==> flow/design.v <==
module adder16_7 (
    input [5:0] alufn,
    input [15:0] a,
    input [15:0] b,
    output reg [15:0] out,
    output reg z,
    output reg n,
    output reg v
  );
  reg [15:0] sum;
  reg [15:0] xb;
  always @* begin
    xb = b ^ {5'h10{alufn[0+0-:1]}};
    case (alufn[0+1-:2])
      2'h0: begin
        sum = a + b;
      end
      2'h1: begin
        sum = a - b;
      end
      2'h2: begin
        sum = a * b;
      end
      2'h3: begin
        sum = xb + 1'h1;
      end
      default: begin
        sum = a - b;
      end
    endcase
    v = (a[15+0-:1] & xb[15+0-:1] & ~sum[15+0-:1]) | (~a[15+0-:1] & ~xb[15+0-:1] & sum[15+0-:1]);
    n = sum[15+0-:1];
    z = (~|sum);
    out = sum;
  end
endmodule
module boolean16_9 (
    input [5:0] alufn,
    input [15:0] a,
    input [15:0] b,
    output reg [15:0] out
  );
  always @* begin
    case (alufn[0+3-:4])
      4'h8: begin
        out = a & b;
      end
      4'he: begin
        out = a | b;
      end
      4'h6: begin
        out = a ^ b;
      end
      4'ha: begin
        out = a;
      end
      default: begin
        out = 16'h0000;
      end
    endcase
  end
endmodule
module compare16_10 (
    input [5:0] alufn,
    input z,
    input v,
    input n,
    output reg [15:0] out
  );
  always @* begin
    case (alufn[1+1-:2])
      2'h1: begin
        out = z;
      end
      2'h2: begin
        out = n ^ v;
      end
      2'h3: begin
        out = z | (n ^ v);
      end
      default: begin
        out = 1'h0;
      end
    endcase
  end
endmodule
module shifter16_8 (
    input [15:0] a,
    input [15:0] b,
    input [5:0] alufn,
    output reg [15:0] out
  );
  always @* begin
    case (alufn[0+1-:2])
      2'h0: begin
        out = a <<< b[0+4-:5];
      end
      2'h1: begin
        out = a >>> b[0+4-:5];
      end
      2'h3: begin
        out = $signed(a) >>> b[0+4-:5];
      end
      default: begin
        out = 1'h0;
      end
    endcase
  end
endmodule
module alu_3 (
    input [5:0] alufn,
    input [15:0] a,
    input [15:0] b,
    output reg [15:0] alu_output
  );
  wire [16-1:0] M_add_out;
  wire [1-1:0] M_add_z;
  wire [1-1:0] M_add_n;
  wire [1-1:0] M_add_v;
  reg [6-1:0] M_add_alufn;
  reg [16-1:0] M_add_a;
  reg [16-1:0] M_add_b;
  adder16_7 add (
    .alufn(M_add_alufn),
    .a(M_add_a),
    .b(M_add_b),
    .out(M_add_out),
    .z(M_add_z),
    .n(M_add_n),
    .v(M_add_v)
  );
  wire [16-1:0] M_shift_out;
  reg [16-1:0] M_shift_a;
  reg [16-1:0] M_shift_b;
  reg [6-1:0] M_shift_alufn;
  shifter16_8 shift (
    .a(M_shift_a),
    .b(M_shift_b),
    .alufn(M_shift_alufn),
    .out(M_shift_out)
  );
  wire [16-1:0] M_bool_out;
  reg [6-1:0] M_bool_alufn;
  reg [16-1:0] M_bool_a;
  reg [16-1:0] M_bool_b;
  boolean16_9 bool (
    .alufn(M_bool_alufn),
    .a(M_bool_a),
    .b(M_bool_b),
    .out(M_bool_out)
  );
  wire [16-1:0] M_comp_out;
  reg [6-1:0] M_comp_alufn;
  reg [1-1:0] M_comp_z;
  reg [1-1:0] M_comp_v;
  reg [1-1:0] M_comp_n;
  compare16_10 comp (
    .alufn(M_comp_alufn),
    .z(M_comp_z),
    .v(M_comp_v),
    .n(M_comp_n),
    .out(M_comp_out)
  );
  always @* begin
    M_add_a = a;
    M_add_b = b;
    M_add_alufn = alufn;
    if (alufn[5:4] == 2'h3) begin
      M_add_alufn[1:0] = 2'h1;
    end
    M_comp_v = M_add_v;
    M_comp_n = M_add_n;
    M_comp_z = M_add_z;
    M_comp_alufn = alufn;
    M_bool_a = a;
    M_bool_b = b;
    M_bool_alufn = alufn;
    M_shift_a = a;
    M_shift_b = b;
    M_shift_alufn = alufn;
    case (alufn[4+1-:2])
      2'h0: begin
        alu_output = M_add_out;
      end
      2'h1: begin
        alu_output = M_bool_out;
      end
      2'h2: begin
        alu_output = M_shift_out;
      end
      2'h3: begin
        alu_output = M_comp_out;
      end
      default: begin
        alu_output = 16'h0000;
      end
    endcase
  end
endmodule
module alu16_top (
    input clk,
    input [5:0] alufn,
    input [15:0] a,
    input [15:0] b,
    output reg [15:0] y
  );
  reg [5:0] alufn_q;
  reg [15:0] a_q;
  reg [15:0] b_q;
  wire [15:0] alu_out;
  alu_3 alu (
    .alufn(alufn_q),
    .a(a_q),
    .b(b_q),
    .alu_output(alu_out)
  );
  always @(posedge clk) begin
    alufn_q <= alufn;
    a_q <= a;
    b_q <= b;
    y <= alu_out;
  end
endmodule
Tool chain data of alu16_top --
The steps from the RTL of alu16_top to its reports follow in flow order. Line numbers count from 1 in the design file above. Operators carry their Yosys type and port widths (W data, S select, Z words). Cell names lack the library's common part. A cell with - has no value.
Design: top module alu16_top, clock port clk, cell library sky130hd, corner tt_025C_1v80

Elaborated design --
Yosys after proc, flatten, opt, wreduce and memory -nomap, before mapping. Enables and synchronous resets that opt folds into registers are not counted as muxes. Memory bits, and registers merged into a memory's read port (data or address), are not among the register bits. Print and check cells are not counted.
Bit counts: register bits 54, output and inout bits 16, memory cells 0, bits in latches 0, RAM bits 0, word width x clocked read ports 0, input port bits 39, bits in read-only memories 0, cells after elaboration 51
Cells by class: add/subtract/negate cells 3, $mul 1, reductions and logical operators 5, shift-type cells 3, multiplexer cells 6, divide/modulo/power cells 0, magnitude comparators 0, equality and inequality tests 15, bitwise gates (word level) 14
Operators with widths (number):
- $mul A16 B16 Y16 | 1
- $pmux W16 S4 | 3
- $pmux W16 S3 | 2
- $xor A16 B16 Y16 | 2
- $sshr A16 B5 Y16 | 2
- $or A1 B16 Y16 | 1
- $add A16 B1 Y16 const B | 1
- $add A16 B16 Y16 | 1
- $sub A16 B16 Y16 | 1
- $and A16 B16 Y16 | 1
- $or A16 B16 Y16 | 1
- $sshl A16 B5 Y16 | 1
- $reduce_or A16 Y1 | 1
- $eq A2 B2 Y1 const B | 7
- $eq A4 B4 Y1 const B | 3
- $eq A2 B1 Y1 const B | 4
- $logic_not A2 Y1 | 3
- $and A1 B1 Y1 | 4
- $eq A4 B3 Y1 const B | 1
- $not A1 Y1 | 3
- $mux W2 | 1
- $or A1 B1 Y1 | 1
- $xor A1 B1 Y1 | 1
- $logic_not A1 Y1 | 1

Depth --
Depth = most cells in a row (Yosys ltp): at word level without a register or memory, in the mapped netlist without a sequential cell, where the memories' decode and read muxes count.
Logic depth: word-level depth 12, ABC_AREA 0, mapped depth 26, gate-level depth less buffers 23

Netlist --
The flow's flattened synthesis, as Yosys stat reports it; memories are mapped. The netlist is that of the ABC_AREA named above (0 if unset); the other value can give another one.
Mapped netlist: synthesis area 9031.2 µm², buffer cells 66, sequential part of the area 1081.0 µm², standard cells after synthesis 1172, flip-flops 54
Cell types:
- fa_1 | number 81, total area 1.62E+03 µm²
- ha_1 | number 98, total area 1.23E+03 µm²
- dfxtp_1 | number 54, total area 1.08E+03 µm²
- inv_1 | number 146, total area 548.026 µm²
- xnor2_1 | number 57, total area 499.229 µm²
- nor2_1 | number 130, total area 487.968 µm²
- nand2_1 | number 129, total area 484.214 µm²
- o21ai_0 | number 87, total area 435.418 µm²
- a21oi_1 | number 54, total area 270.259 µm²
- mux2i_1 | number 18, total area 180.173 µm²
- clkbuf_1 | number 44, total area 165.158 µm²
- xor2_1 | number 17, total area 148.893 µm²
- nand2b_1 | number 21, total area 131.376 µm²
- a222oi_1 | number 13, total area 130.125 µm²
- a21o_1 | number 13, total area 97.594 µm²
- a211oi_1 | number 12, total area 90.086 µm²
- nor3_1 | number 17, total area 85.082 µm²
- nand3_1 | number 14, total area 70.067 µm²
Other cell types: 60; their cells: 167. The figures by module come from a second, unflattened synthesis with its own total; it is not the netlist above.
Second synthesis, totals: cell total of the unflattened synthesis 1178, area (unflattened synthesis) 10174.8 µm²
Rows give one instance, submodules left out.
By module:
- adder16_7 | sequential area 0.0 µm², times used 1, cells 734, area 5831.8 µm²
- shifter16_8 | sequential area 0.0 µm², times used 1, cells 212, area 1614.0 µm²
- alu16_top | sequential area 1081.0 µm², times used 1, cells 54, area 1081.0 µm²
- boolean16_9 | sequential area 0.0 µm², times used 1, cells 138, area 1066.0 µm²
- alu_3 | sequential area 0.0 µm², times used 1, cells 22, area 447.9 µm²
- compare16_10 | sequential area 0.0 µm², times used 1, cells 18, area 133.9 µm²

Path before layout --
Path of least setup slack by OpenSTA after synthesis, without wires, with an ideal clock, recovery checks aside; 20% of the period is set as input and as output delay. Where synthesis merged equal registers, the netlist keeps one of their names.
Timing path post-synthesis: path type reg2reg, from reg b_q[1], to reg y[0], path delay 6.273 ns, period 6.5 ns, setup time 0.129 ns, time at the first pin 0.000 ns, stages on the path 24, required time 6.371 ns, path buffers 3, arrival 6.144 ns, path slack 0.227 ns, synthesis period reached 6.273 ns
"path delay" is the arrival time less input delay plus setup time. "stages on the path" counts driving pins, that of a launching flip-flop among them; a cell with two outputs on the path counts twice. "synthesis period reached" is the clock period less the worst setup slack; recovery checks do not enter. This is arithmetic on one report: input and output delays are still those of the set period (20% each). Between the ends stands the longest chain of elaborated cells between them, by number of cells; it is not shown to be the way that was timed. Of several equally long chains one is given. Each line given opens the expression or statement behind the cell; cells for indexed reads and writes are added by Yosys, which also makes memories of some case tables.
On the way, post-synthesis: cells stage by stage dfxtp_1 -> clkbuf_1 -> clkbuf_1 -> buf_1 -> nand2_1 -> fa_1 -> fa_1 -> fa_1 -> inv_1 -> ha_1 -> fa_1 -> inv_1 -> fa_1 -> inv_1 -> ha_1 -> or4_1 -> o22a_1 -> a31oi_1 -> o21ai_0 -> xnor2_1 -> nand2_1 -> o211ai_2 -> a221oi_2 -> o41ai_2, cells in the longest elaborated chain 10, elaborated cells on any way between the ends 20, those cells by class add/sub: 3; mul: 1; shift: 3; mux: 4; logic: 7; reduce/logical: 2
RTL lines, path post-synthesis:
- start, declared | RTL line 209 | reg [15:0] b_q;
- start, assigned | RTL line 220 | b_q <= b;
- $xor A16 B16 Y16 | RTL line 13 | xb = b ^ {5'h10{alufn[0+0-:1]}};
- $add A16 B1 Y16 | RTL line 25 | sum = xb + 1'h1;
- $pmux W16 S4 | RTL line 14 | case (alufn[0+1-:2])
- $not A1 Y1 | RTL line 31 | v = (a[15+0-:1] & xb[15+0-:1] & ~sum[15+0-:1]) | (~a[15+0-:1] & ~xb[15+0-:1] & sum[15+0-:1]);
- $and A1 B1 Y1 | RTL line 31
- $or A1 B1 Y1 | RTL line 31
- $xor A1 B1 Y1 | RTL line 79 | out = z | (n ^ v);
- $or A1 B16 Y16 | RTL line 79
- $pmux W16 S3 | RTL line 71 | case (alufn[1+1-:2])
- $pmux W16 S4 | RTL line 181 | case (alufn[4+1-:2])
- end, assigned | RTL line 221 | y <= alu_out;
- end, declared | RTL line 205 | output reg [15:0] y

Path in the finished layout --
From the final timing report of run 1: the path of least setup slack in the routed layout; clock arrival at registers is part of the times.
Timing path after layout: path type reg2reg, from reg b_q[3], to reg y[15], time at the first pin 0.30 ns, path buffers 1, arrival 6.51 ns, required time 6.74 ns, period 6.5 ns, setup time 0.07 ns, stages on the path 22, path slack 0.23 ns
On the way, after layout: cells stage by stage dfxtp_1 -> buf_4 -> nand2_1 -> fa_1 -> fa_1 -> fa_1 -> inv_1 -> ha_1 -> fa_1 -> inv_1 -> fa_1 -> inv_1 -> ha_1 -> or4_1 -> o22a_1 -> a31oi_2 -> o21ai_0 -> xnor2_1 -> nand2_1 -> o211ai_1 -> o21ai_0 -> o21ai_0
RTL lines, path after layout:
- start, declared | RTL line 209 | reg [15:0] b_q;
- start, assigned | RTL line 220 | b_q <= b;
- end, assigned | RTL line 221 | y <= alu_out;
- end, declared | RTL line 205 | output reg [15:0] y
No chain of elaborated cells between the ends is given.

Flow measurements of alu16_top on sky130hd: 7 stored runs with different settings, listed in no order. Input and output delays are each 20% of the period that was set; the output load is 0.01 pF.
"clock period reached" is the run's clock period less its worst setup slack. It is reckoned from that one timing run; input and output delays stay at 20% of the period that was set.
By "time used up by the worst setup path" is meant the share of the clock period that the worst setup path is allowed (20% is reserved at inputs, 20% at outputs), minus its slack. Clock arrival times at its registers enter into it.
"total power after layout" is the tool's figure for a default switching activity; nothing was simulated.

* Run 1 | settings: CORE_UTILIZATION 40; period_ns 6.5; CAP_MARGIN 20; CORE_MARGIN 2; SLEW_MARGIN 20 | results: worst setup slack after layout 0.226 ns; total power after layout 3,238 µW; die footprint 23,796.1 µm²; standard-cell area after layout 10,191.0 µm²; time used up by the worst setup path 6.27 ns; critical path type reg2reg; total negative slack on setup checks 0.000 ns; utilization after routing 46.3 %; clock period reached 6.274 ns; worst hold slack 0.734 ns; synthesis area 9,031.2 µm²
* Run 2 | settings: CORE_UTILIZATION 40; SETUP_SLACK_MARGIN -0.18; period_ns 6.35; CAP_MARGIN 20; CORE_MARGIN 2; SLEW_MARGIN 20 | results: standard-cell area after layout 10,281.1 µm²; worst hold slack 0.724 ns; worst setup slack after layout 0.135 ns; total power after layout 3,273 µW; time used up by the worst setup path 6.22 ns; critical path type reg2reg; utilization after routing 46.7 %; die footprint 23,796.1 µm²; total negative slack on setup checks 0.000 ns; clock period reached 6.215 ns; synthesis area 9,031.2 µm²
* Run 3 | settings: ABC_AREA 0; CAP_MARGIN 40; CELL_PAD_IN_SITES_DETAIL_PLACEMENT 2; CORE_MARGIN 5; CORE_UTILIZATION 49; CTS_CLUSTER_DIAMETER 142; CTS_CLUSTER_SIZE 98; GPL_ROUTABILITY_DRIVEN 1; MIN_ROUTING_LAYER met1; PLACE_DENSITY_LB_ADDON 0.27; period_ns 10.5; SLEW_MARGIN 20 | incomplete, placement halted on DPL-0033
* Run 4 | settings: CTS_CLUSTER_DIAMETER 210; CTS_CLUSTER_SIZE 52; MAX_ROUTING_LAYER met4; SLEW_MARGIN 30; TNS_END_PERCENT 10; period_ns 6.5; CAP_MARGIN 20; CORE_MARGIN 2; CORE_UTILIZATION 40 | results: worst setup slack after layout 0.273 ns; time used up by the worst setup path 6.23 ns; critical path type reg2reg; die footprint 23,796.1 µm²; standard-cell area after layout 10,232.3 µm²; clock period reached 6.227 ns; synthesis area 9,031.2 µm²; total power after layout 3,286 µW; total negative slack on setup checks 0.000 ns; worst hold slack 0.712 ns; utilization after routing 46.5 %
* Run 5 | settings: ABC_AREA 0; CELL_PAD_IN_SITES_DETAIL_PLACEMENT 1; CELL_PAD_IN_SITES_GLOBAL_PLACEMENT 1; CORE_ASPECT_RATIO 1.39; CORE_UTILIZATION 47; CTS_CLUSTER_DIAMETER 114; CTS_CLUSTER_SIZE 80; PLACE_DENSITY_LB_ADDON 0.15; SETUP_SLACK_MARGIN -0.56; period_ns 11.3; CAP_MARGIN 20; CORE_MARGIN 2; SLEW_MARGIN 20 | results: die footprint 20,355.3 µm²; time used up by the worst setup path 6.96 ns; critical path type reg2reg; clock period reached 6.963 ns; total power after layout 1,802 µW; worst setup slack after layout 4.337 ns; utilization after routing 52.7 %; synthesis area 9,031.2 µm²; total negative slack on setup checks 0.000 ns; worst hold slack 0.727 ns; standard-cell area after layout 9,880.7 µm²
* Run 6 | settings: CTS_CLUSTER_DIAMETER 223; MAX_ROUTING_LAYER met4; TNS_END_PERCENT 10; period_ns 6.5; CAP_MARGIN 20; CORE_MARGIN 2; CORE_UTILIZATION 40; SLEW_MARGIN 20 | results: worst setup slack after layout 0.232 ns; total power after layout 3,296 µW; worst hold slack 0.715 ns; standard-cell area after layout 10,221.1 µm²; time used up by the worst setup path 6.27 ns; critical path type reg2reg; utilization after routing 46.4 %; die footprint 23,796.1 µm²; synthesis area 9,031.2 µm²; clock period reached 6.268 ns; total negative slack on setup checks 0.000 ns
* Run 7 | settings: CAP_MARGIN 25; CORE_UTILIZATION 29; CTS_CLUSTER_DIAMETER 210; CTS_CLUSTER_SIZE 52; MAX_ROUTING_LAYER met5; SLEW_MARGIN 30; TNS_END_PERCENT 10; period_ns 6.5; CORE_MARGIN 2 | results: standard-cell area after layout 10,352.4 µm²; die footprint 32,569.4 µm²; total power after layout 3,253 µW; utilization after routing 33.8 %; clock period reached 6.236 ns; total negative slack on setup checks 0.000 ns; synthesis area 9,031.2 µm²; time used up by the worst setup path 6.24 ns; critical path type reg2reg; worst hold slack 0.749 ns; worst setup slack after layout 0.264 ns
